==> flow/design.v <==
module sdram_controller (
        input   clk,
        input   rst,
        output  sdram_cle,
        output  sdram_cs,
        output  sdram_cas,
        output  sdram_ras,
        output  sdram_we,
        output  sdram_dqm,
        output  [1:0]  sdram_ba,
        output  [12:0] sdram_a,
        input   [31:0] sdram_dqi,
        output  [31:0] sdram_dqo,
        input   [22:0] user_addr,    
        input   rw,                  
        input   [31:0] data_in,      
        output  [31:0] data_out,     
        output  busy,                
        input   in_valid,            
        output  out_valid            
    );
    localparam tCASL            = 13'd2;        
    localparam tPRE             = 13'd2;        
    localparam tACT             = 13'd2;        
    localparam tREF             = 13'd6;        
    localparam tRef_Counter     = 10'd750;     
    wire [22:0] addr;
    wire [12:0] Mapped_RA;
    wire [1:0]  Mapped_BA;
    wire [7:0]  Mapped_CA;
    reg        req_rw_q;
    reg [22:0] req_addr_q;
    reg [31:0] req_data_q;
    reg        start_q;
    wire        eff_rw   = start_q ? req_rw_q   : rw;
    wire [22:0] eff_addr = start_q ? req_addr_q : user_addr;
    wire [31:0] eff_data = start_q ? req_data_q : data_in;
    assign Mapped_RA = {eff_addr[22:10]};
    assign Mapped_BA = {eff_addr[9:8]};
    assign Mapped_CA = {eff_addr[7:0]};
    assign addr = {Mapped_RA, Mapped_BA, Mapped_CA};
    wire[22:0]next_input_addr;
    wire[22:0]next_addr;
    wire [12:0] next_Mapped_RA;
    wire [1:0]  next_Mapped_BA;
    wire [7:0]  next_Mapped_CA;
    assign next_input_addr = eff_addr + 8;  
    assign next_Mapped_RA = {next_input_addr[22:10]};
    assign next_Mapped_BA = {next_input_addr[9:8]};
    assign next_Mapped_CA = {next_input_addr[7:0]};
    assign next_addr = {next_Mapped_RA,next_Mapped_BA,next_Mapped_CA}; 
    reg [31:0] cache_d[0:1], cache_q[0:1];
    reg [22:0] cache_addr_d[0:1], cache_addr_q[0:1];
    reg [1:0]  cache_cnt_d[0:1], cache_cnt_q[0:1]; 
    reg [1:0]  cache_vld_d, cache_vld_q;
    localparam CMD_UNSELECTED    = 4'b1000;
    localparam CMD_NOP           = 4'b0111;
    localparam CMD_ACTIVE        = 4'b0011;
    localparam CMD_READ          = 4'b0101;
    localparam CMD_WRITE         = 4'b0100;
    localparam CMD_TERMINATE     = 4'b0110;
    localparam CMD_PRECHARGE     = 4'b0010;
    localparam CMD_REFRESH       = 4'b0001;
    localparam CMD_LOAD_MODE_REG = 4'b0000;
    localparam STATE_SIZE = 4;
    localparam INIT = 4'd0,
               WAIT = 4'd1,
               PRECHARGE_INIT = 4'd2,
               REFRESH_INIT_1 = 4'd3,
               REFRESH_INIT_2 = 4'd4,
               LOAD_MODE_REG = 4'd5,
               IDLE = 4'd6,
               REFRESH = 4'd7,
               ACTIVATE = 4'd8,
               READ = 4'd9,
               READ_RES = 4'd10,
               WRITE = 4'd11,
               PRECHARGE = 4'd12;
    reg cle_d, cle_q;
    reg dqm_q, dqm_d;
    reg [3:0] cmd_d, cmd_q;
    reg [1:0] ba_d, ba_q;
    reg [12:0] a_d, a_q;
    reg [31:0] dq_d, dq_q;
    reg [31:0] dqi_d, dqi_q;
    reg dq_en_d, dq_en_q;
    assign sdram_cle = cle_q;
    assign sdram_cs = cmd_q[3];
    assign sdram_ras = cmd_q[2];
    assign sdram_cas = cmd_q[1];
    assign sdram_we = cmd_q[0];
    assign sdram_dqm = dqm_q;
    assign sdram_ba = ba_q;
    assign sdram_a = a_q;
    assign sdram_dqo = dq_en_q ? dq_q : 32'h00000000;
    reg [STATE_SIZE-1:0] state_d, state_q;
    reg [STATE_SIZE-1:0] next_state_d, next_state_q;
    reg [22:0] addr_d, addr_q;
    reg [31:0] data_d, data_q;
    reg out_valid_d, out_valid_q;
    reg [15:0] delay_ctr_d, delay_ctr_q;
    reg [9:0] refresh_ctr_d, refresh_ctr_q;
    reg refresh_flag_d, refresh_flag_q;
    reg ready_d, ready_q;
    reg start_d;
    reg rw_op_d, rw_op_q;
    reg [3:0] row_open_d, row_open_q;
    reg [12:0] row_addr_d[3:0], row_addr_q[3:0];
    reg [2:0] precharge_bank_d, precharge_bank_q;
    integer i;
    assign data_out = data_q;
    assign busy = !ready_q;
    assign out_valid = out_valid_q;
    always @* begin
        dq_d = dq_q;
        dqi_d = sdram_dqi;
        dq_en_d = 1'b0;  
        cle_d = cle_q;
        cmd_d = CMD_NOP;  
        dqm_d = 1'b0;
        ba_d = 2'd0;
        a_d = 13'd0;
        state_d = state_q;
        next_state_d = next_state_q;
        delay_ctr_d = delay_ctr_q;
        addr_d = addr_q;
        data_d = data_q;
        out_valid_d = 1'b0;
        precharge_bank_d = precharge_bank_q;
        rw_op_d = rw_op_q;
        ready_d = ready_q;
        start_d = start_q;
        row_open_d = row_open_q;
        for (i = 0; i < 4; i = i + 1)
            row_addr_d[i] = row_addr_q[i];
        refresh_flag_d = refresh_flag_q;
        refresh_ctr_d = refresh_ctr_q + 1'b1;
        if (refresh_ctr_q > tRef_Counter) begin
            refresh_ctr_d = 10'd0;
            refresh_flag_d = 1'b1;
        end
        cache_d[0] = cache_q[0];
        cache_d[1] = cache_q[1];
        cache_addr_d[0] = cache_addr_q[0];
        cache_addr_d[1] = cache_addr_q[1];
        cache_cnt_d[0] = cache_cnt_q[0];
        cache_cnt_d[1] = cache_cnt_q[1];
        cache_vld_d = cache_vld_q;
        case(cache_cnt_q[0])
            0:begin
                cache_d[0] = sdram_dqi;
                cache_cnt_d[0] = 2'b11;
            end
            1:cache_cnt_d[0] = 2'b00;
            2:cache_cnt_d[0] = 2'b01;
        endcase
        case(cache_cnt_q[1])
            0:begin
                cache_d[1] = sdram_dqi;
                cache_cnt_d[1] = 2'b11;
            end
            1:cache_cnt_d[1] = 2'b00;
            2:cache_cnt_d[1] = 2'b01;
        endcase
        case (state_q)
            INIT: begin
                row_open_d = 4'b0;
                out_valid_d = 1'b0;
                a_d = {3'b000, 1'b0, 2'b00, 3'b010, 1'b0, 3'b010};  
                ba_d = 2'b0;
                cle_d = 1'b1;
                state_d = WAIT;
                delay_ctr_d = 16'd0;
                next_state_d = IDLE;
                refresh_flag_d = 1'b0;
                refresh_ctr_d = 10'b1;
                ready_d = 1'b0;
                dq_en_d = 1'b0;
            end
            WAIT: begin
                delay_ctr_d = delay_ctr_q - 1'b1;
                if (delay_ctr_q == 13'd0) begin
                    state_d = next_state_q;
                end
            end
            IDLE: begin
            	start_d = start_q;
                if (ready_q && in_valid) begin
                        start_d = 1'd1;
                end
                if (refresh_flag_q) begin  
                    ready_d = 1'b0;
                    state_d = PRECHARGE;
                    next_state_d = REFRESH;
                    precharge_bank_d = 3'b100;  
                    refresh_flag_d = 1'b0;  
                end 
                else if ((ready_q && in_valid) || start_q) begin  
                    start_d = 1'd0;
                    ready_d = 1'b0;  
                    rw_op_d = eff_rw;  
                    addr_d = addr;
                    if (eff_rw)  
                        data_d = eff_data;
                    if (row_open_q[addr[9:8]]) begin
                        if (row_addr_q[addr[9:8]] == addr[22:10]) begin  
                            if (eff_rw)
                                state_d = WRITE;
                            else begin
                                if (cache_vld_q[addr[2]] && cache_cnt_q[addr[2]] == 2'b11 && cache_addr_q[addr[2]] == addr[22:0]) begin  
                                    out_valid_d = 1'b1;
                                    data_d = cache_q[addr[2]];
                                    if(row_open_q[next_addr[9:8]] && row_addr_q[next_addr[9:8]] == next_addr[22:10]) begin
                                        cmd_d = CMD_READ;
                                        a_d = {2'b0, 1'b0, next_addr[7:0], 2'b0};
                                        ba_d = next_addr[9:8];
                                        cache_addr_d[next_addr[2]] = next_addr;
                                        cache_cnt_d[next_addr[2]] = 2;
                    cache_vld_d[next_addr[2]] = 1'b1;
                                    end
                                end
                                else begin                  
                                    state_d = READ;
                                end
                            end
                        end 
                        else begin  
                            state_d = PRECHARGE;  
                            precharge_bank_d = {1'b0, addr[9:8]};
                            next_state_d = ACTIVATE;  
                        end
                    end 
                    else begin  
                        state_d = ACTIVATE;  
                    end
                end
                else if (!ready_q) begin
                    ready_d = 1;
                end
            end
            REFRESH: begin
                cmd_d = CMD_REFRESH;
                state_d = WAIT;
                delay_ctr_d = tREF;
                next_state_d = IDLE;
            end
            ACTIVATE: begin
                cmd_d = CMD_ACTIVE;
                a_d = addr_q[22:10];
                ba_d = addr_q[9:8];
                delay_ctr_d = tACT;
                state_d = WAIT;
                if (rw_op_q)
                    next_state_d = WRITE;
                else
                    next_state_d = READ;
                row_open_d[addr_q[9:8]] = 1'b1;  
                row_addr_d[addr_q[9:8]] = addr_q[22:10];
            end
            READ: begin
                cmd_d = CMD_READ;
                a_d = {2'b0, 1'b0, addr_q[7:0], 2'b0};
                ba_d = addr_q[9:8];
                state_d = WAIT;
                delay_ctr_d = tCASL; 
                next_state_d = READ_RES;
            end
            READ_RES: begin
                data_d = dqi_q;  
                out_valid_d = 1'b1;
                state_d = IDLE;
                if (row_open_q[next_addr[9:8]] && row_addr_q[next_addr[9:8]] == next_addr[22:10]) begin
                    cmd_d = CMD_READ;
                    a_d = {2'b0, 1'b0, next_addr[7:0], 2'b0};  
                    ba_d = next_addr[9:8];
                    cache_addr_d[next_addr[2]] = next_addr;
                    cache_cnt_d[next_addr[2]] = 2;
                    cache_vld_d[next_addr[2]] = 1'b1;
            	end
            end
            WRITE: begin
                cmd_d = CMD_WRITE;
                dq_d = data_q;
                dq_en_d = 1'b1;  
                a_d = {2'b0, 1'b0, addr_q[7:0], 2'b00};
                ba_d = addr_q[9:8];
                for (i = 0; i < 2; i = i + 1) begin
                    if (cache_addr_q[i] == addr_q) begin
                        cache_d[i] = data_q;
                        cache_cnt_d[i] = 2'b11;
                    end
                end
                state_d = IDLE;
            end
            PRECHARGE: begin
                cmd_d = CMD_PRECHARGE;
                a_d[10] = precharge_bank_q[2];  
                ba_d = precharge_bank_q[1:0];
                state_d = WAIT;
                delay_ctr_d = tPRE;
                if (precharge_bank_q[2]) begin
                    row_open_d = 4'b0000;  
                end else begin
                    row_open_d[precharge_bank_q[1:0]] = 1'b0;  
                end
            end
            default: state_d = INIT;
        endcase
    end
    always @(posedge clk) begin
        if(rst) begin
            cle_q <= 1'b0;
            dq_en_q <= 1'b0;
            state_q <= INIT;
            ready_q <= 1'b0;
            start_q <= 1'b0;
            cache_q[0] <= 0;
            cache_addr_q[0] <= 0;
            cache_cnt_q[0] <= 2'b11;
            cache_q[1] <= 0;
            cache_addr_q[1] <= 0;
            cache_cnt_q[1] <= 2'b11;
            cache_vld_q <= 2'b00;
        end else begin
            cle_q <= cle_d;
            dq_en_q <= dq_en_d;
            state_q <= state_d;
            ready_q <= ready_d;
            start_q <= start_d;
            cache_q[0] <= cache_d[0];
            cache_addr_q[0] <= cache_addr_d[0];
            cache_cnt_q[0] <= cache_cnt_d[0];
            cache_q[1] <= cache_d[1];
            cache_addr_q[1] <= cache_addr_d[1];
            cache_cnt_q[1] <= cache_cnt_d[1];
            cache_vld_q <= cache_vld_d;
        end
        cmd_q <= cmd_d;
        dqm_q <= dqm_d;
        ba_q <= ba_d;
        a_q <= a_d;
        dq_q <= dq_d;
        dqi_q <= dqi_d;
        next_state_q <= next_state_d;
        refresh_flag_q <= refresh_flag_d;
        refresh_ctr_q <= refresh_ctr_d;
        data_q <= data_d;
        addr_q <= addr_d;
        out_valid_q <= out_valid_d;
        row_open_q <= row_open_d;
        for (i = 0; i < 4; i = i + 1)
            row_addr_q[i] <= row_addr_d[i];
        precharge_bank_q <= precharge_bank_d;
        rw_op_q <= rw_op_d;
        if (state_q == IDLE && ready_q && in_valid) begin
            req_rw_q <= rw;
            req_addr_q <= user_addr;
            req_data_q <= data_in;
        end
        delay_ctr_q <= delay_ctr_d;
    end
endmodule
Reports on sdram_controller --
The steps from the RTL of sdram_controller to its reports follow in flow order. Line numbers count from 1 in the design file above. Cell names lack the library's common part. The mark n/a stands for no value.
Design: top module sdram_controller, clock port clk, library sky130hd, timing corner tt_025C_1v80

Elaborated design --
Counts by Yosys on the flattened word-level netlist (proc, flatten, opt, wreduce). Print and check cells are left out. Cells with the same type and inputs are merged into one.
Cells by class: add/sub/neg operators 6, multiply operators 0, div/mod/pow operators 0, order comparisons 1, equality and inequality tests 41, shift operators 7, multiplexer cells 171, bitwise logic cells 16, reduce/logical cells 41
Operators by type and width (number):
- 23-bit two-way mux | 23
- 32-bit two-way mux | 15
- 23-bit parallel mux with 2-bit select | 5
- 13-bit two-way mux | 16
- 32-bit parallel mux with 2-bit select | 2
- 13-bit parallel mux with 4-bit select | 2
- 2-bit two-way mux | 49
- 10-bit two-way mux | 8
- 23-bit equality test | 3
- 16-bit parallel mux with 4-bit select | 1
- 10-bit parallel mux with 5-bit select | 1
- 4-bit two-way mux | 12
- 13-bit equality test | 3
- 4-bit parallel mux with 4-bit select | 2
- 2-bit parallel mux with 3-bit select | 5
- 23-bit by 4-bit adder with 23-bit output (second input constant) | 1
- 3-bit parallel mux with 7-bit select | 1
- 4-bit equality test (second input constant) | 5
- 2-bit equality test (second input constant) | 9
- 3-bit OR reduction | 6
- 16-bit by 1-bit subtractor with 16-bit output (second input constant) | 1
- 16-bit zero test | 1
- 2-bit inequality test (second input constant) | 8
- 1-bit two-way mux | 16
- 2-bit parallel mux with 2-bit select | 4
- 1-bit by 3-bit variable shift with 4-bit output (first input constant) | 3
- 4-bit parallel mux with 3-bit select | 1
- 10-bit by 1-bit adder with 10-bit output (second input constant) | 1
Not listed: further kinds 37, cells in them 79.
Storage and ports: flip-flop bits (word level) 409, bits in latches 0, bits in writable memories 0, ROM bits 0, word width x clocked read ports 0, memories 0, output and inout port bits 87

Depth --
Yosys ltp: most cells in a row. Word level: on the elaborated netlist, between registers, memories and ports. Mapped: between sequential cells and ports; inverters and the memories' decode and read muxes count.
Depth: depth in word-level cells 33, ABC_AREA 0, mapped depth 20

Netlist --
Source: synth_stat.txt of the flow (Yosys; design flattened, memories mapped). It holds for the ABC_AREA given above (unset counts as 0); a run with the other value may have another netlist. The area totals of this step are shown rounded.
Mapped netlist: cells in the netlist 1778, synthesis area 19000 µm², flip-flops 408, buffer cells 97
Cell types (number):
- edfxtp_1 | 223
- dfxtp_1 | 185
- mux2i_1 | 208
- xnor2_1 | 96
- nor2_1 | 207
- mux2_2 | 68
- a21oi_1 | 148
- nand2_1 | 131
- o21ai_0 | 60
- clkbuf_1 | 70
- xor2_1 | 30
- mux4_2 | 11
- and2_1 | 35
- inv_1 | 44
- nor4_1 | 25
- nand3_1 | 26
- nand4_1 | 18
- ha_1 | 8
Other cell types: 57; their cells: 185.

Path before layout --
OpenSTA on the mapped netlist: ideal clock, no wires. The path of least setup slack (recovery checks aside). Input and output delay are each 20% of the period. Register names are those of the netlist, which keeps one name where synthesis merged equal registers.
Timing path after synthesis: path kind reg2reg, start point reg start_q, end point reg cache_addr_q[1][21], period 4200 ps, library setup time 72 ps, launch time at the first pin 0 ps, data arrival time 4628 ps, slack -500 ps, path delay 4700 ps, stages 20, path buffers 7, synthesis period reached 4700 ps
"path delay" = arrival - input delay + setup time. "stages": output pins that drive a net of the path, with the launching flip-flop's if there is one; two outputs of one cell count as two. "synthesis period reached" is the clock period less the worst setup slack; recovery checks do not enter. This is arithmetic on one report: input and output delays are still those of the set period (20% each).
On the way, after synthesis: cell sequence dfxtp_1 > buf_6 > buf_6 > buf_2 > buf_2 > buf_2 > mux2i_1 > inv_1 > ha_1 > nand4_1 > a211oi_2 > xnor2_2 > mux4_2 > xor2_1 > or4b_4 > nor3_4 > and4_1 > buf_6 > buf_12 > mux2i_1, elaborated cells between the ends (all ways) 72
Ends and longest elaborated chain, after synthesis:
- from (decl) | RTL line 34 | reg        start_q;
- from (assign) | RTL line 316 | start_q <= 1'b0;
- from (assign) | RTL line 329 | start_q <= start_d;
- to (assign) | RTL line 321 | cache_addr_q[1] <= 0;
- to (assign) | RTL line 334 | cache_addr_q[1] <= cache_addr_d[1];
- to (decl) | RTL line 53 | reg [22:0] cache_addr_d[0:1], cache_addr_q[0:1];
No chain of elaborated cells between the ends is given.

Worst path after layout --
From the final timing report of run 1: the path of least setup slack in the routed layout; clock arrival at registers is part of the times. The path's times are printed in steps of 10 ps; the period is the one set.
Timing path after layout: path kind in2reg, start point in user_addr[5], end point reg cache_addr_q[0][8], period 4200 ps, external input delay 840 ps, library setup time 110 ps, launch time at the first pin 840 ps, data arrival time 5050 ps, slack -340 ps, stages 13, path buffers 4
Between the ends stands the longest chain of elaborated cells between them, by number of cells; it is not shown to be the way that was timed. Of several equally long chains one is given. A line is the first line of the expression or statement that the cell stems from. Yosys adds cells for indexed reads and writes and turns some case tables into memories.
On the way, after layout: cell sequence clkdlybuf4s50_1 > nand4b_1 > a222oi_1 > buf_4 > a31oi_1 > a31oi_2 > xnor2_4 > or4b_4 > nor3_4 > buf_4 > nand4_4 > buf_12 > mux2i_1, length of the longest elaborated chain 21, elaborated cells between the ends (all ways) 36
Ends and longest elaborated chain, after layout:
- from (decl) | RTL line 14 | input   [22:0] user_addr,
- 23-bit two-way mux | RTL line 36 | wire [22:0] eff_addr = start_q ? req_addr_q : user_addr;
- 23-bit by 4-bit adder with 23-bit output | RTL line 47 | assign next_input_addr = eff_addr + 8;
- 2-bit equality test | RTL line 213 | if(row_open_q[next_addr[9:8]] && row_addr_q[next_addr[9:8]] == next_addr[22:10]) begin
- 13-bit parallel mux with 4-bit select | RTL line 213
- 13-bit two-way mux | RTL line 210 | if (cache_vld_q[addr[2]] && cache_cnt_q[addr[2]] == 2'b11 && cache_addr_q[addr[2]] == addr[22:0]) begin
- 13-bit two-way mux | RTL line 207 | if (eff_rw)
- 13-bit two-way mux | RTL line 206 | if (row_addr_q[addr[9:8]] == addr[22:10]) begin
- (+7 left out)
- 23-bit two-way mux | RTL line 210
- 23-bit two-way mux | RTL line 207
- 23-bit two-way mux | RTL line 206
- 23-bit two-way mux | RTL line 205 | if (row_open_q[addr[9:8]]) begin
- 23-bit two-way mux | RTL line 198 | else if ((ready_q && in_valid) || start_q) begin
- 23-bit two-way mux | RTL line 191 | if (refresh_flag_q) begin
- 23-bit parallel mux with 2-bit select | RTL line 165 | case (state_q)
- to (assign) | RTL line 318 | cache_addr_q[0] <= 0;
- to (assign) | RTL line 331 | cache_addr_q[0] <= cache_addr_d[0];
- to (decl) | RTL line 53 | reg [22:0] cache_addr_d[0:1], cache_addr_q[0:1];

# Flow runs of sdram_controller

Record of 5 stored runs of the RTL-to-layout flow on sdram_controller, platform sky130hd. The runs are unordered. Constraints: input delay and output delay 20% of the set period each, output load 0.01 pF.
"achieved clock period" means the clock period less the worst setup slack. The figure is calculated, with input and output delays left at 20% of the set period.
"worst setup path time" means the part of the period allowed to the worst setup path (the constraints hold back 20% at inputs and 20% at outputs) less its slack; where the path has registers, the arrival times of their clocks count too.
"power" rests on the timing tool's default activity at the inputs, not on a simulated workload.
"worst setup path time" is given in steps of 10 ps.
Results are given in rounded form.
[run 1] settings: CAP_MARGIN=10, CELL_PAD_IN_SITES_DETAIL_PLACEMENT=2, CORE_MARGIN=4, CTS_CLUSTER_SIZE=20, HOLD_SLACK_MARGIN=0.14, period_ns=4.2, CORE_UTILIZATION=40, SLEW_MARGIN=20
[run 1] result: chip area after synthesis (Yosys) 19000 µm², die area 52000 µm², standard-cell area of the final layout 25000 µm², utilization 51 %, worst setup slack after layout -340 ps, total negative slack -13000 ps, worst hold slack 550 ps, power 11 mW, achieved clock period 4540 ps, worst setup path time 3700 ps, worst setup path kind in2reg
[run 2] settings: CAP_MARGIN=35, CELL_PAD_IN_SITES_DETAIL_PLACEMENT=2, CORE_MARGIN=4, CTS_CLUSTER_DIAMETER=347, CTS_CLUSTER_SIZE=20, HOLD_SLACK_MARGIN=0.14, MAX_ROUTING_LAYER=met4, period_ns=4.2, CORE_UTILIZATION=40, SLEW_MARGIN=20
[run 2] result: chip area after synthesis (Yosys) 19000 µm², die area 52000 µm², standard-cell area of the final layout 24000 µm², utilization 50 %, worst setup slack after layout -250 ps, total negative slack -5900 ps, worst hold slack 520 ps, power 9.1 mW, achieved clock period 4449 ps, worst setup path time 4450 ps, worst setup path kind reg2reg
[run 3] settings: CORE_UTILIZATION=63, GPL_ROUTABILITY_DRIVEN=0, MIN_ROUTING_LAYER=met1, PLACE_DENSITY_LB_ADDON=0.27, SLEW_MARGIN=0, period_ns=2.97, CAP_MARGIN=20, CORE_MARGIN=2
[run 3] result: chip area after synthesis (Yosys) 19000 µm², die area 32000 µm², standard-cell area of the final layout 25000 µm², utilization 82 %, worst setup slack after layout -950 ps, total negative slack -83000 ps, worst hold slack 460 ps, power 14 mW, achieved clock period 3917 ps, worst setup path time 3920 ps, worst setup path kind reg2reg
[run 4] settings: ABC_AREA=0, CELL_PAD_IN_SITES_GLOBAL_PLACEMENT=3, CORE_MARGIN=6, CORE_UTILIZATION=54, GPL_ROUTABILITY_DRIVEN=0, HOLD_SLACK_MARGIN=0.24, MAX_ROUTING_LAYER=met4, MIN_ROUTING_LAYER=met2, SETUP_SLACK_MARGIN=1.19, period_ns=4.47, CAP_MARGIN=20, SLEW_MARGIN=20
[run 4] result: did not finish, placement stopped with GPL-0301
[run 5] settings: ABC_AREA=1, CAP_MARGIN=35, CELL_PAD_IN_SITES_DETAIL_PLACEMENT=2, CORE_MARGIN=4, CTS_CLUSTER_DIAMETER=347, CTS_CLUSTER_SIZE=20, HOLD_SLACK_MARGIN=0.14, MAX_ROUTING_LAYER=met4, SETUP_SLACK_MARGIN=0.74, SLEW_MARGIN=15, period_ns=4.2, CORE_UTILIZATION=40
[run 5] result: did not finish, routing stopped with ODB-0269
